==> flow/design.v <==
module half_addr(
    input a,
    input b,
    output sum,
    output carry  
);
assign sum = a ^ b;
assign carry = a & b;
endmodule
module full_addr(
    input a,
    input b,
    input cin,  
    output sum,
    output carry  
);
assign sum = a ^ b ^ cin;
assign carry = (a & b) | (cin & (a ^ b));
endmodule
module i4_addr(
    input  [3:0] a,           
    input  [3:0] b,           
    input        cin,         
    input        valid_in,    
    output [3:0] sum,         
    output       group_g,     
    output       group_p,     
    output       ready_out    
);
wire [3:0] g, p;
assign g = a & b;           
assign p = a | b;           
wire c1, c2, c3;
assign c1 = g[0] | (p[0] & cin);
assign c2 = g[1] | (p[1] & g[0]) | (p[1] & p[0] & cin);
assign c3 = g[2] | (p[2] & g[1]) | (p[2] & p[1] & g[0]) | (p[2] & p[1] & p[0] & cin);
assign group_g = g[3] | (p[3] & g[2]) | (p[3] & p[2] & g[1]) | (p[3] & p[2] & p[1] & g[0]);
assign group_p = p[3] & p[2] & p[1] & p[0];
assign sum[0] = a[0] ^ b[0] ^ cin;
assign sum[1] = a[1] ^ b[1] ^ c1;
assign sum[2] = a[2] ^ b[2] ^ c2;
assign sum[3] = a[3] ^ b[3] ^ c3;
reg ready_out_reg;
always @(*) begin
    if (valid_in) begin
        ready_out_reg = 1'b1;
    end else begin
        ready_out_reg = 1'b0;
    end
end
assign ready_out = ready_out_reg;
endmodule
module i8_addr(
    input  [7:0] a,           
    input  [7:0] b,           
    input        cin,         
    input        valid_in,    
    output [7:0] sum,         
    output       group_g,     
    output       group_p,     
    output       ready_out    
);
wire [3:0] a_low  = a[3:0];
wire [3:0] a_high = a[7:4];
wire [3:0] b_low  = b[3:0];
wire [3:0] b_high = b[7:4];
wire c4;                
wire g_low, p_low;      
wire g_high, p_high;    
wire ready_low, ready_high;
i4_addr cla_low(
    .a(a_low), .b(b_low), .cin(cin), .valid_in(valid_in),
    .sum(sum[3:0]), .group_g(g_low), .group_p(p_low), .ready_out(ready_low)
);
i4_addr cla_high(
    .a(a_high), .b(b_high), .cin(c4), .valid_in(valid_in),
    .sum(sum[7:4]), .group_g(g_high), .group_p(p_high), .ready_out(ready_high)
);
assign c4 = g_low | (p_low & cin);
assign group_g = g_high | (p_high & g_low);
assign group_p = p_high & p_low;
assign ready_out = ready_low & ready_high;
endmodule
module i16_add(
    input  [15:0] a,          
    input  [15:0] b,          
    input        valid_in,    
    output [15:0] sum,        
    output       carry_out,   
    output       ready_out    
);
wire [7:0] a_low  = a[7:0];   
wire [7:0] a_high = a[15:8];  
wire [7:0] b_low  = b[7:0];
wire [7:0] b_high = b[15:8];
wire c0, c8;                
wire g_low, p_low;          
wire g_high, p_high;        
wire ready_low, ready_high; 
assign c0 = 1'b0;           
i8_addr cla_low_8bit(
    .a(a_low), .b(b_low), .cin(c0), .valid_in(valid_in),
    .sum(sum[7:0]), .group_g(g_low), .group_p(p_low), .ready_out(ready_low)
);
i8_addr cla_high_8bit(
    .a(a_high), .b(b_high), .cin(c8), .valid_in(valid_in),
    .sum(sum[15:8]), .group_g(g_high), .group_p(p_high), .ready_out(ready_high)
);
assign c8 = g_low | (p_low & c0);                   
assign carry_out = g_high | (p_high & g_low) | (p_high & p_low & c0);  
assign ready_out = ready_low & ready_high;
endmodule
module i16_sub(
    input  [15:0] a,          
    input  [15:0] b,          
    input        valid_in,    
    output [15:0] diff,       
    output       borrow_out,  
    output       ready_out    
);
wire [15:0] b_neg = ~b;  
wire [7:0] a_low  = a[7:0];
wire [7:0] a_high = a[15:8];
wire [7:0] b_low  = b_neg[7:0];
wire [7:0] b_high = b_neg[15:8];
wire c0, c8;               
wire g_low, p_low;         
wire g_high, p_high;       
wire ready_low, ready_high;
wire carry_result;
assign c0 = 1'b1;           
i8_addr cla_low_8bit(
    .a(a_low), .b(b_low), .cin(c0), .valid_in(valid_in),
    .sum(diff[7:0]), .group_g(g_low), .group_p(p_low), .ready_out(ready_low)
);
i8_addr cla_high_8bit(
    .a(a_high), .b(b_high), .cin(c8), .valid_in(valid_in),
    .sum(diff[15:8]), .group_g(g_high), .group_p(p_high), .ready_out(ready_high)
);
assign c8 = g_low | (p_low & c0);
assign carry_result = g_high | (p_high & g_low) | (p_high & p_low & c0);
assign borrow_out = ~carry_result;
assign ready_out = ready_low & ready_high;
endmodule
module i16_mul(
    input signed [15:0] a,    
    input signed [15:0] b,    
    input        valid_in,
    output signed [15:0] prod,  
    output       ready_out
);
wire sign_a = a[15];
wire sign_b = b[15];
wire sign_res = sign_a ^ sign_b;
wire [15:0] abs_a = sign_a ? (~a + 1'b1) : a;
wire [15:0] abs_b = sign_b ? (~b + 1'b1) : b;
reg [15:0] abs_prod;
integer i;
always @(*) begin
    abs_prod = 16'd0;
    for(i = 0; i < 16; i = i + 1) begin
        if(abs_b[i]) begin
            abs_prod = abs_prod + (abs_a << i);
        end
    end
end
assign prod = sign_res ? (~abs_prod + 1'b1) : abs_prod;
assign ready_out = valid_in;
endmodule
module i16_div(
    input signed [15:0] a,    
    input signed [15:0] b,    
    input        valid_in,
    output signed [15:0] quot,  
    output       ready_out
);
wire sign_a = a[15];
wire sign_b = b[15];
wire sign_res = sign_a ^ sign_b;
wire [15:0] abs_a = sign_a ? (~a + 1'b1) : a;
wire [15:0] abs_b = sign_b ? (~b + 1'b1) : b;
reg [15:0] abs_quot;
reg [31:0] temp_r;  
integer i;
always @(*) begin
    temp_r = 32'd0;
    if (abs_b == 0) begin
        abs_quot = 16'hFFFF;  
    end else begin
        abs_quot = 16'd0;
        temp_r = 32'd0;
        for(i = 15; i >= 0; i = i - 1) begin
            temp_r = temp_r << 1;
            temp_r[0] = abs_a[i];  
            if(temp_r >= {16'd0, abs_b}) begin
                temp_r = temp_r - {16'd0, abs_b};
                abs_quot[i] = 1'b1;
            end
        end
    end
end
assign quot = sign_res ? (~abs_quot + 1'b1) : abs_quot;
assign ready_out = valid_in;
endmodule
module calc(
    input clk,  
    input rst_n,  
    input [7:0] num,
    input [2:0] op,
    input start,
    output reg [15:0] result,
    output reg [15:0] display_val,  
    output [2:0] led_op,  
    output reg stop
);
reg [15:0] local_result;
reg local_stop;
localparam ADD = 3'd6;
localparam SUB = 3'd5;
localparam MUL = 3'd4;
localparam DIV = 3'd1;
localparam ENT = 3'd2;
localparam CLR = 3'd3;
reg [15:0] a, b;
reg [2:0] local_op;
assign led_op = local_op;  
wire [15:0] res_add, res_sub, res_mul, res_div;
i16_add u_add(.a(a), .b(b), .valid_in(1'b1), .sum(res_add), .carry_out(), .ready_out());
i16_sub u_sub(.a(a), .b(b), .valid_in(1'b1), .diff(res_sub), .borrow_out(), .ready_out());
i16_mul u_mul(.a(a), .b(b), .valid_in(1'b1), .prod(res_mul), .ready_out());
i16_div u_div(.a(a), .b(b), .valid_in(1'b1), .quot(res_div), .ready_out());
localparam S_INPUT_A = 2'b00;
localparam S_INPUT_B = 2'b01;
reg [2:0] state;
always @(posedge clk) begin
	if (~rst_n) begin
    	local_stop <= 0;
        a <= 0;
        b <= 0;
        local_result <= 0;
        display_val <= 0;
        local_op <= 0;
        state <= S_INPUT_A;
    end else begin
        if (~start&local_stop) begin
        local_stop <= 0;
        end else if (start&~local_stop) begin
            case (state)
            S_INPUT_A: begin
                if (op == CLR) begin
                    a <= 0; b <= 0; display_val <= 0; local_result <= 0; local_op <= 0;
                end else if (op == ADD || op == SUB || op == MUL || op == DIV) begin
                    local_op <= op;
                    b <= 0;
                    state <= S_INPUT_B;
                end else if (op == 0) begin
                    a <= a * 16'd10 + {8'd0, num};
                    display_val <= a * 16'd10 + {8'd0, num};
                end
            end
            S_INPUT_B: begin
                if (op == CLR) begin
                    a <= 0; b <= 0; display_val <= 0; local_result <= 0; local_op <= 0;
                    state <= S_INPUT_A;
                end else if (op == ENT) begin
                    case (local_op)
                    ADD: begin local_result <= res_add; display_val <= res_add; end
                    SUB: begin local_result <= res_sub; display_val <= res_sub; end
                    DIV: begin local_result <= res_div; display_val <= res_div; end
                    MUL: begin local_result <= res_mul; display_val <= res_mul; end
                    endcase
                    a <= 0;
                    local_op <= 0;  
                    state <= S_INPUT_A;
                end else if (op == 0) begin
                    b <= b * 16'd10 + {8'd0, num};
                    display_val <= b * 16'd10 + {8'd0, num};
                end
            end
            endcase
            local_stop <= 1;
        end
    end
end
always @(posedge clk) begin
    result <= local_result;
    stop <= local_stop;
end
endmodule
# --- From RTL to reports: calc ---
# Module calc before and after one edit of its RTL, step after step.
# "orig" refers to lines of the RTL above, "edited" to lines of the edited file.
# "change" is "edited" less "orig", of the values as shown.
# Library cell names are shortened.
design:
  design: "calc"
  clock: "clk"
  cell_library: "sky130hd"
  lib_corner: "tt_025C_1v80"

# --- Edit of the RTL ---
# Unified diff, file above to edited file.
# A script made this edit. It changes what the design does and was not meant as an optimisation.
# begin of diff
@@ -226,5 +226,5 @@
 assign led_op = local_op;  
 wire [15:0] res_add, res_sub, res_mul, res_div;
-i16_add u_add(.a(a), .b(b), .valid_in(1'b1), .sum(res_add), .carry_out(), .ready_out());
+assign res_add = a;
 i16_sub u_sub(.a(a), .b(b), .valid_in(1'b1), .diff(res_sub), .borrow_out(), .ready_out());
 i16_mul u_mul(.a(a), .b(b), .valid_in(1'b1), .prod(res_mul), .ready_out());
# end of diff

# --- After elaboration ---
# Source: Yosys, flattened and elaborated, memories not mapped. Widths are those after wreduce. Registers that Yosys merges into a memory's read port (data or address) are not register bits. Print and check cells do not count. Equal cells are merged and count once.
bits:
  columns: ["element", "orig", "edited", "change"]
  rows:
  - ["regBits", 88, 88, 0]
  - ["latch_bits", 0, 0, 0]
  - ["mem_bits_rw", 0, 0, 0]
  - ["romBits", 0, 0, 0]
  - ["clocked_rd_ports_x_width", 0, 0, 0]
  - ["memories", 0, 0, 0]
  - ["input_bits", 14, 14, 0]
  - ["elab_cells", 472, 352, -120]
classes:
  columns: ["element", "orig", "edited", "change"]
  rows:
  - ["addsub", 36, 36, 0]
  - ["n_mul", 2, 2, 0]
  - ["div_mod_pow", 0, 0, 0]
  - ["cmp", 16, 16, 0]
  - ["n_eq", 23, 23, 0]
  - ["n_shift", 0, 0, 0]
  - ["n_mux", 110, 110, 0]
  - ["bitwise", 262, 142, -120]
  - ["n_reduce_logical", 14, 14, 0]
op_table:
  columns: ["op", "orig", "edited", "change"]
  rows:
  - ["1-bit AND", 106, 56, -50]
  - ["1-bit OR", 69, 37, -32]
  - ["1-bit bitwise XOR", 62, 32, -30]
  - ["4-bit AND", 6, 3, -3]
  - ["4-bit OR", 6, 3, -3]
  - ["3-bit AND", 2, 1, -1]
  - ["3-bit OR", 2, 1, -1]
  - ["16-bit two-way mux", 35, 35, 0]
  - ["1-bit two-way mux", 32, 32, 0]
  - ["31-bit two-way mux", 30, 30, 0]
  - ["16-bit adder", 15, 15, 0]
  - ["32-bit by 16-bit >= comparator with 1-bit output", 15, 15, 0]
  - ["31-bit by 16-bit subtractor with 31-bit output", 14, 14, 0]
  - ["3-bit == test with constant B", 6, 6, 0]
  - ["3-bit two-way mux", 6, 6, 0]
  - ["3-bit inequality test with constant B", 6, 6, 0]
  - ["1-bit inverter", 5, 5, 0]
  - ["16-bit by 1-bit adder with 16-bit output with constant B", 4, 4, 0]
  - ["16-bit inverter", 4, 4, 0]
  - ["16-bit case mux with 2-bit select", 4, 4, 0]
  - ["6-bit AND reduction", 4, 4, 0]
  - ["3-bit by 1-bit == test with 1-bit output with constant B", 3, 3, 0]
  - ["1-bit logical OR", 3, 3, 0]
  - ["2-bit inequality test with constant B", 3, 3, 0]
  - ["16-bit by 8-bit adder with 16-bit output", 2, 2, 0]
  - ["3-bit by 2-bit == test with 1-bit output with constant B", 2, 2, 0]
  - ["3-bit logical NOT", 2, 2, 0]
  - ["16-bit by 3-bit multiplier with 15-bit output with constant B", 2, 2, 0]
# The list need not be complete.

# --- Longest topological paths ---
# Yosys ltp: most cells in a row. Word level: on the elaborated netlist, between registers, memories and ports. Mapped: between sequential cells and ports; inverters and the memories' decode and read muxes count.
logic_depth:
  columns: ["element", "orig", "edited", "change"]
  rows:
  - ["word_depth", 58, 58, 0]
  - ["ABC_AREA", "0", "0", null]
  - ["depth_mapped", 344, 338, -6]

# --- Mapped cells and area ---
# Source: synth_stat.txt of the flow (Yosys; design flattened, memories mapped). It holds for the ABC_AREA given above (unset counts as 0); a run with the other value may have another netlist.
by_type:
  columns: ["cell_type", "orig", "edited", "change"]
  rows:
  - ["nand2_1", 360, 420, 60]
  - ["xnor2_1", 260, 301, 41]
  - ["a21oi_1", 464, 426, -38]
  - ["xor2_1", 125, 93, -32]
  - ["nand3_1", 130, 101, -29]
  - ["ha_1", 484, 456, -28]
  - ["and3_1", 33, 61, 28]
  - ["nand2b_1", 132, 108, -24]
  - ["o21ai_0", 321, 343, 22]
  - ["inv_1", 299, 277, -22]
  - ["mux2_2", 50, 32, -18]
  - ["nor2_1", 417, 400, -17]
  - ["a21o_1", 125, 141, 16]
  - ["or3_1", 22, 36, 14]
  - ["or2_2", 14, 24, 10]
  - ["or4_1", 11, 21, 10]
  - ["and2_1", 67, 75, 8]
  - ["o21a_1", 42, 34, -8]
# The list need not be complete.
synth_totals:
  columns: ["element", "orig", "edited", "change"]
  rows:
  - ["cell_count", 4622, 4606, -16]
  - ["synth_area_um2", 32555.0, 32311.0, -244.0]
  - ["sequential_area_um2", 1741.7, 1741.7, 0.0]
  - ["flip_flops", 87, 87, 0]
# The figures by module come from a second, unflattened synthesis with its own total; it is not the netlist above.
hier_totals:
  columns: ["element", "orig", "edited", "change"]
  rows:
  - ["hier_cells", 5406, 5202, -204]
  - ["area_unflattened_um2", 37777.5, 36378.6, -1398.9]
# Rows give one instance, submodules left out.
modules_orig:
  columns: ["module", "instances", "n_cells", "mod_area_um2"]
  rows:
  - ["i16_div", 1, 3123, 20907.6]
  - ["i16_mul", 1, 1167, 8079.0]
  - ["calc", 1, 757, 6143.4]
  - ["i4_addr", 8, 40, 304.0]
  - ["i8_addr", 4, 4, 27.5]
  - ["i16_sub", 1, 20, 87.6]
  - ["i16_add", 1, 3, 17.5]
modules_edited:
  columns: ["module", "instances", "n_cells", "mod_area_um2"]
  rows:
  - ["i16_div", 1, 3123, 20907.6]
  - ["i16_mul", 1, 1167, 8079.0]
  - ["calc", 1, 724, 6033.3]
  - ["i4_addr", 4, 40, 304.0]
  - ["i16_sub", 1, 20, 87.6]
  - ["i8_addr", 2, 4, 27.5]

# --- Path before layout ---
# OpenSTA on the mapped netlist: ideal clock, no wires. The path of least setup slack (recovery checks aside). Input and output delay are each 20% of the period. Register names are those of the netlist, which keeps one name where synthesis merged equal registers.
synth_timing:
  columns: ["element", "orig", "edited", "change"]
  rows:
  - ["kind", "flip-flop to flip-flop", "flip-flop to flip-flop", null]
  - ["startpoint", "register b[0]", "register b[0]", null]
  - ["endpoint", "register display_val[4]", "register display_val[14]", null]
  - ["clock_period_ns", 55.0, 55.0, 0.0]
  - ["launch_ns", 0.000, 0.000, 0.000]
  - ["arrival_ns", 60.947, 61.399, 0.452]
  - ["required_time_ns", 54.884, 54.882, -0.002]
  - ["slack_ns", -6.063, -6.517, -0.454]
  - ["delay_ns", 61.063, 61.517, 0.454]
  - ["path_stages", 331, 324, -7]
  - ["path_buffers", 42, 32, -10]
  - ["synth_period_reached_ns", 61.063, 61.517, 0.454]
# "delay_ns" = arrival - input delay + setup time.
# "path_stages": output pins that drive a net of the path, with the launching flip-flop's if there is one; two outputs of one cell count as two.
# "synth_period_reached_ns" = period - worst setup slack (recovery checks aside). The figure is calculated, with input and output delays left at 20% of the set period.
# The rows between start and end are the longest chain of elaborated cells between them; the timing report does not say that the signal goes this way. Where chains are equally long, one stands for them.
# A line is the first line of the expression or statement that the cell stems from. Yosys adds cells for indexed reads and writes and turns some case tables into memories.
# A register here has more assigning lines than the two given.
synth_via_orig:
  path_cell_list: "dfxtp_1 > inv_1 > ha_1 > nand2_1 > a21boi_2 > clkinv_1 > clkbuf_1 > clkbuf_1 > fa_1 > nor2b_1 > o31a_1 > o22a_1 > a311o_1 > nor2_1 > o21a_1 > clkbuf_1 > clkbuf_1 > mux2i_1 > [... 295 more ...] > nor2b_1 > o21ai_0 > nand2b_1 > a211oi_1 > nand4_1 > nor3_1 > nand4_2 > nor2_2 > ha_1 > a211o_1 > o221ai_1 > a222oi_1 > nand2_1 > nand2_1 > nor2_1 > o21ai_0 > nand3_1 > o211a_1"
  elab_chain_len: 58
  cone_cells: 130
  cone_classes: "add/sub: 34; mul: 1; compare: 16; mux: 64; logic: 14; reduce/logical: 1"
synth_rtl_orig:
  columns: ["element", "line_no", "text"]
  rows:
  - ["from (decl)", 224, "reg [15:0] a, b;"]
  - ["from (assign)", 239, "b <= 0;"]
  - ["from (assign)", 276, "b <= b * 16'd10 + {8'd0, num};"]
  - ["16-bit inverter", 181, "wire [15:0] abs_b = sign_b ? (~b + 1'b1) : b;"]
  - ["16-bit by 1-bit adder with 16-bit output", 181, null]
  - ["16-bit two-way mux", 181, null]
  - ["1-bit by 16-bit subtractor with 17-bit output", 196, "temp_r = temp_r - {16'd0, abs_b};"]
  - ["31-bit two-way mux", 195, "if(temp_r >= {16'd0, abs_b}) begin"]
  - ["31-bit two-way mux", 187, "if (abs_b == 0) begin"]
  - ["32-bit by 16-bit >= comparator with 1-bit output", 195, null]
  - ["[... 44 more ...]", null, null]
  - ["16-bit inverter", 202, "assign quot = sign_res ? (~abs_quot + 1'b1) : abs_quot;"]
  - ["16-bit by 1-bit adder with 16-bit output", 202, null]
  - ["16-bit two-way mux", 202, null]
  - ["16-bit case mux with 4-bit select", 266, "case (local_op)"]
  - ["16-bit two-way mux", 265, "end else if (op == ENT) begin"]
  - ["16-bit two-way mux", 262, "if (op == CLR) begin"]
  - ["16-bit case mux with 2-bit select", 248, "case (state)"]
  - ["to (assign)", 258, "display_val <= a * 16'd10 + {8'd0, num};"]
  - ["to (assign)", 267, "ADD: begin local_result <= res_add; display_val <= res_add; end"]
  - ["to (decl)", 212, "output reg [15:0] display_val,"]
synth_via_edited:
  path_cell_list: "dfxtp_1 > inv_1 > ha_1 > nand2b_1 > o41ai_2 > xnor2_1 > o2111ai_1 > buf_2 > nor3_1 > nand2_1 > o21ai_0 > fa_1 > nor2b_1 > o31a_1 > o22a_1 > clkbuf_1 > a21oi_1 > o31a_1 > [... 288 more ...] > nand2b_1 > a21oi_1 > nor2b_1 > o21ai_0 > o2111a_1 > nand2_1 > nor2_1 > and3_1 > ha_1 > a41oi_1 > nor3_1 > and2_1 > a21boi_0 > o21ai_0 > a31oi_1 > a211oi_1 > nor3_1 > nor2_1"
  elab_chain_len: 58
  cone_cells: 153
  cone_classes: "add/sub: 34; mul: 1; compare: 16; mux: 84; logic: 17; reduce/logical: 1"
synth_rtl_edited:
  columns: ["element", "line_no", "text"]
  rows:
  - ["from (decl)", 224, "reg [15:0] a, b;"]
  - ["from (assign)", 239, "b <= 0;"]
  - ["from (assign)", 276, "b <= b * 16'd10 + {8'd0, num};"]
  - ["16-bit inverter", 181, "wire [15:0] abs_b = sign_b ? (~b + 1'b1) : b;"]
  - ["16-bit by 1-bit adder with 16-bit output", 181, null]
  - ["16-bit two-way mux", 181, null]
  - ["1-bit by 16-bit subtractor with 17-bit output", 196, "temp_r = temp_r - {16'd0, abs_b};"]
  - ["31-bit two-way mux", 195, "if(temp_r >= {16'd0, abs_b}) begin"]
  - ["31-bit two-way mux", 187, "if (abs_b == 0) begin"]
  - ["32-bit by 16-bit >= comparator with 1-bit output", 195, null]
  - ["[... 44 more ...]", null, null]
  - ["16-bit inverter", 202, "assign quot = sign_res ? (~abs_quot + 1'b1) : abs_quot;"]
  - ["16-bit by 1-bit adder with 16-bit output", 202, null]
  - ["16-bit two-way mux", 202, null]
  - ["16-bit case mux with 4-bit select", 266, "case (local_op)"]
  - ["16-bit two-way mux", 265, "end else if (op == ENT) begin"]
  - ["16-bit two-way mux", 262, "if (op == CLR) begin"]
  - ["16-bit case mux with 2-bit select", 248, "case (state)"]
  - ["to (assign)", 258, "display_val <= a * 16'd10 + {8'd0, num};"]
  - ["to (assign)", 267, "ADD: begin local_result <= res_add; display_val <= res_add; end"]
  - ["to (decl)", 212, "output reg [15:0] display_val,"]

# --- Timing after layout ---
# Path of least setup slack in the final report of the runs of set A (OpenROAD, finished layout, wires in). Where an end is a register, its clock arrival counts in the times.
layout_timing:
  columns: ["element", "orig", "edited", "change"]
  rows:
  - ["kind", "flip-flop to flip-flop", "flip-flop to flip-flop", null]
  - ["startpoint", "register a[6]", "register b[0]", null]
  - ["endpoint", "register local_result[4]", "register display_val[14]", null]
  - ["clock_period_ns", 55.0, 55.0, 0.0]
  - ["launch_ns", 0.35, 0.34, -0.01]
  - ["arrival_ns", 51.71, 52.21, 0.50]
  - ["required_time_ns", 55.29, 55.24, -0.05]
  - ["slack_ns", 3.58, 3.03, -0.55]
  - ["path_stages", 303, 296, -7]
  - ["path_buffers", 13, 8, -5]
# The rows between start and end are the longest chain of elaborated cells between them; the timing report does not say that the signal goes this way. Where chains are equally long, one stands for them.
# A register here has more assigning lines than the two given.
layout_via_orig:
  path_cell_list: "dfxtp_1 > nor4_2 > buf_4 > nand4_1 > or3_4 > and4b_1 > inv_1 > ha_1 > nor2_2 > and3_1 > nor2_1 > nand2_1 > and3_1 > ha_1 > nor2b_2 > o31a_1 > o22a_1 > a311o_1 > [... 267 more ...] > nor2b_1 > o21ai_0 > nand2b_1 > a211oi_2 > nand4_1 > nor3_2 > nand4_4 > nor2_4 > ha_4 > a31oi_1 > o221ai_2 > a222oi_1 > nand2_1 > nand2_2 > buf_4 > nor3_2 > a21oi_1 > nor2b_1"
  elab_chain_len: 58
  cone_cells: 81
  cone_classes: "add/sub: 17; compare: 16; mux: 46; logic: 2"
layout_rtl_orig:
  columns: ["element", "line_no", "text"]
  rows:
  - ["from (decl)", 224, "reg [15:0] a, b;"]
  - ["from (assign)", 238, "a <= 0;"]
  - ["from (assign)", 257, "a <= a * 16'd10 + {8'd0, num};"]
  - ["16-bit inverter", 180, "wire [15:0] abs_a = sign_a ? (~a + 1'b1) : a;"]
  - ["16-bit by 1-bit adder with 16-bit output", 180, null]
  - ["16-bit two-way mux", 180, null]
  - ["1-bit by 16-bit subtractor with 17-bit output", 196, "temp_r = temp_r - {16'd0, abs_b};"]
  - ["31-bit two-way mux", 195, "if(temp_r >= {16'd0, abs_b}) begin"]
  - ["31-bit two-way mux", 187, "if (abs_b == 0) begin"]
  - ["32-bit by 16-bit >= comparator with 1-bit output", 195, null]
  - ["[... 44 more ...]", null, null]
  - ["16-bit inverter", 202, "assign quot = sign_res ? (~abs_quot + 1'b1) : abs_quot;"]
  - ["16-bit by 1-bit adder with 16-bit output", 202, null]
  - ["16-bit two-way mux", 202, null]
  - ["16-bit case mux with 4-bit select", 266, "case (local_op)"]
  - ["16-bit two-way mux", 265, "end else if (op == ENT) begin"]
  - ["16-bit two-way mux", 262, "if (op == CLR) begin"]
  - ["16-bit case mux with 2-bit select", 248, "case (state)"]
  - ["to (assign)", 267, "ADD: begin local_result <= res_add; display_val <= res_add; end"]
  - ["to (assign)", 268, "SUB: begin local_result <= res_sub; display_val <= res_sub; end"]
  - ["to (decl)", 216, "reg [15:0] local_result;"]
layout_via_edited:
  path_cell_list: "dfxtp_4 > inv_1 > ha_2 > or4b_2 > a211o_1 > a221oi_2 > o2111ai_2 > buf_4 > nor4b_4 > ha_1 > a21o_1 > a311oi_2 > o221ai_2 > a21oi_4 > o31a_1 > buf_4 > nor2_1 > ha_1 > [... 260 more ...] > nand2b_1 > a21oi_1 > nor2b_1 > o21ai_1 > o2111a_1 > nand2_1 > nor2_2 > and3_4 > ha_4 > a41oi_4 > nor3_4 > and2_4 > a21boi_1 > o21ai_1 > a31oi_2 > a211oi_2 > nor3_2 > nor2_1"
  elab_chain_len: 58
  cone_cells: 153
  cone_classes: "add/sub: 34; mul: 1; compare: 16; mux: 84; logic: 17; reduce/logical: 1"
layout_rtl_edited:
  columns: ["element", "line_no", "text"]
  rows:
  - ["from (decl)", 224, "reg [15:0] a, b;"]
  - ["from (assign)", 239, "b <= 0;"]
  - ["from (assign)", 276, "b <= b * 16'd10 + {8'd0, num};"]
  - ["16-bit inverter", 181, "wire [15:0] abs_b = sign_b ? (~b + 1'b1) : b;"]
  - ["16-bit by 1-bit adder with 16-bit output", 181, null]
  - ["16-bit two-way mux", 181, null]
  - ["1-bit by 16-bit subtractor with 17-bit output", 196, "temp_r = temp_r - {16'd0, abs_b};"]
  - ["31-bit two-way mux", 195, "if(temp_r >= {16'd0, abs_b}) begin"]
  - ["31-bit two-way mux", 187, "if (abs_b == 0) begin"]
  - ["32-bit by 16-bit >= comparator with 1-bit output", 195, null]
  - ["[... 44 more ...]", null, null]
  - ["16-bit inverter", 202, "assign quot = sign_res ? (~abs_quot + 1'b1) : abs_quot;"]
  - ["16-bit by 1-bit adder with 16-bit output", 202, null]
  - ["16-bit two-way mux", 202, null]
  - ["16-bit case mux with 4-bit select", 266, "case (local_op)"]
  - ["16-bit two-way mux", 265, "end else if (op == ENT) begin"]
  - ["16-bit two-way mux", 262, "if (op == CLR) begin"]
  - ["16-bit case mux with 2-bit select", 248, "case (state)"]
  - ["to (assign)", 258, "display_val <= a * 16'd10 + {8'd0, num};"]
  - ["to (assign)", 267, "ADD: begin local_result <= res_add; display_val <= res_add; end"]
  - ["to (decl)", 212, "output reg [15:0] display_val,"]

# --- Flow runs ---
# Runs of the flow (Yosys, OpenROAD) on both versions; the two runs of a pair have the same settings. The constraints put input and output delay at 20% of the set period each and load the outputs with 0.01 pF.
flow_settings_set_A:
  CORE_UTILIZATION: 40
  PLACE_DENSITY: 0.6
  period_ns: 55.0
  CAP_MARGIN: 20
  CORE_MARGIN: 2
  SLEW_MARGIN: 20
measured_set_A:
  columns: ["element", "orig", "edited", "change"]
  rows:
  - ["yosys_chip_area_um2", 32555.0, 32311.0, -244.0]
  - ["design.die.area_um2", 83685.8, 83067.9, -617.9]
  - ["final_cell_area_um2", 37483.4, 37688.6, 205.2]
  - ["post_route_util_pct", 46.5, 46.9, 0.4]
  - ["timing.setup.ws_ns", 3.578, 3.029, -0.549]
  - ["fin_tns_ns", 0.000, 0.000, 0.000]
  - ["fin_hold_ws_ns", 0.360, 0.346, -0.014]
  - ["period_less_ws_ns", 51.422, 51.971, 0.549]
# By "period_less_ws_ns" is meant the clock period of the run minus its worst setup slack. This is arithmetic on one report: input and output delays are still those of the set period (20% each).
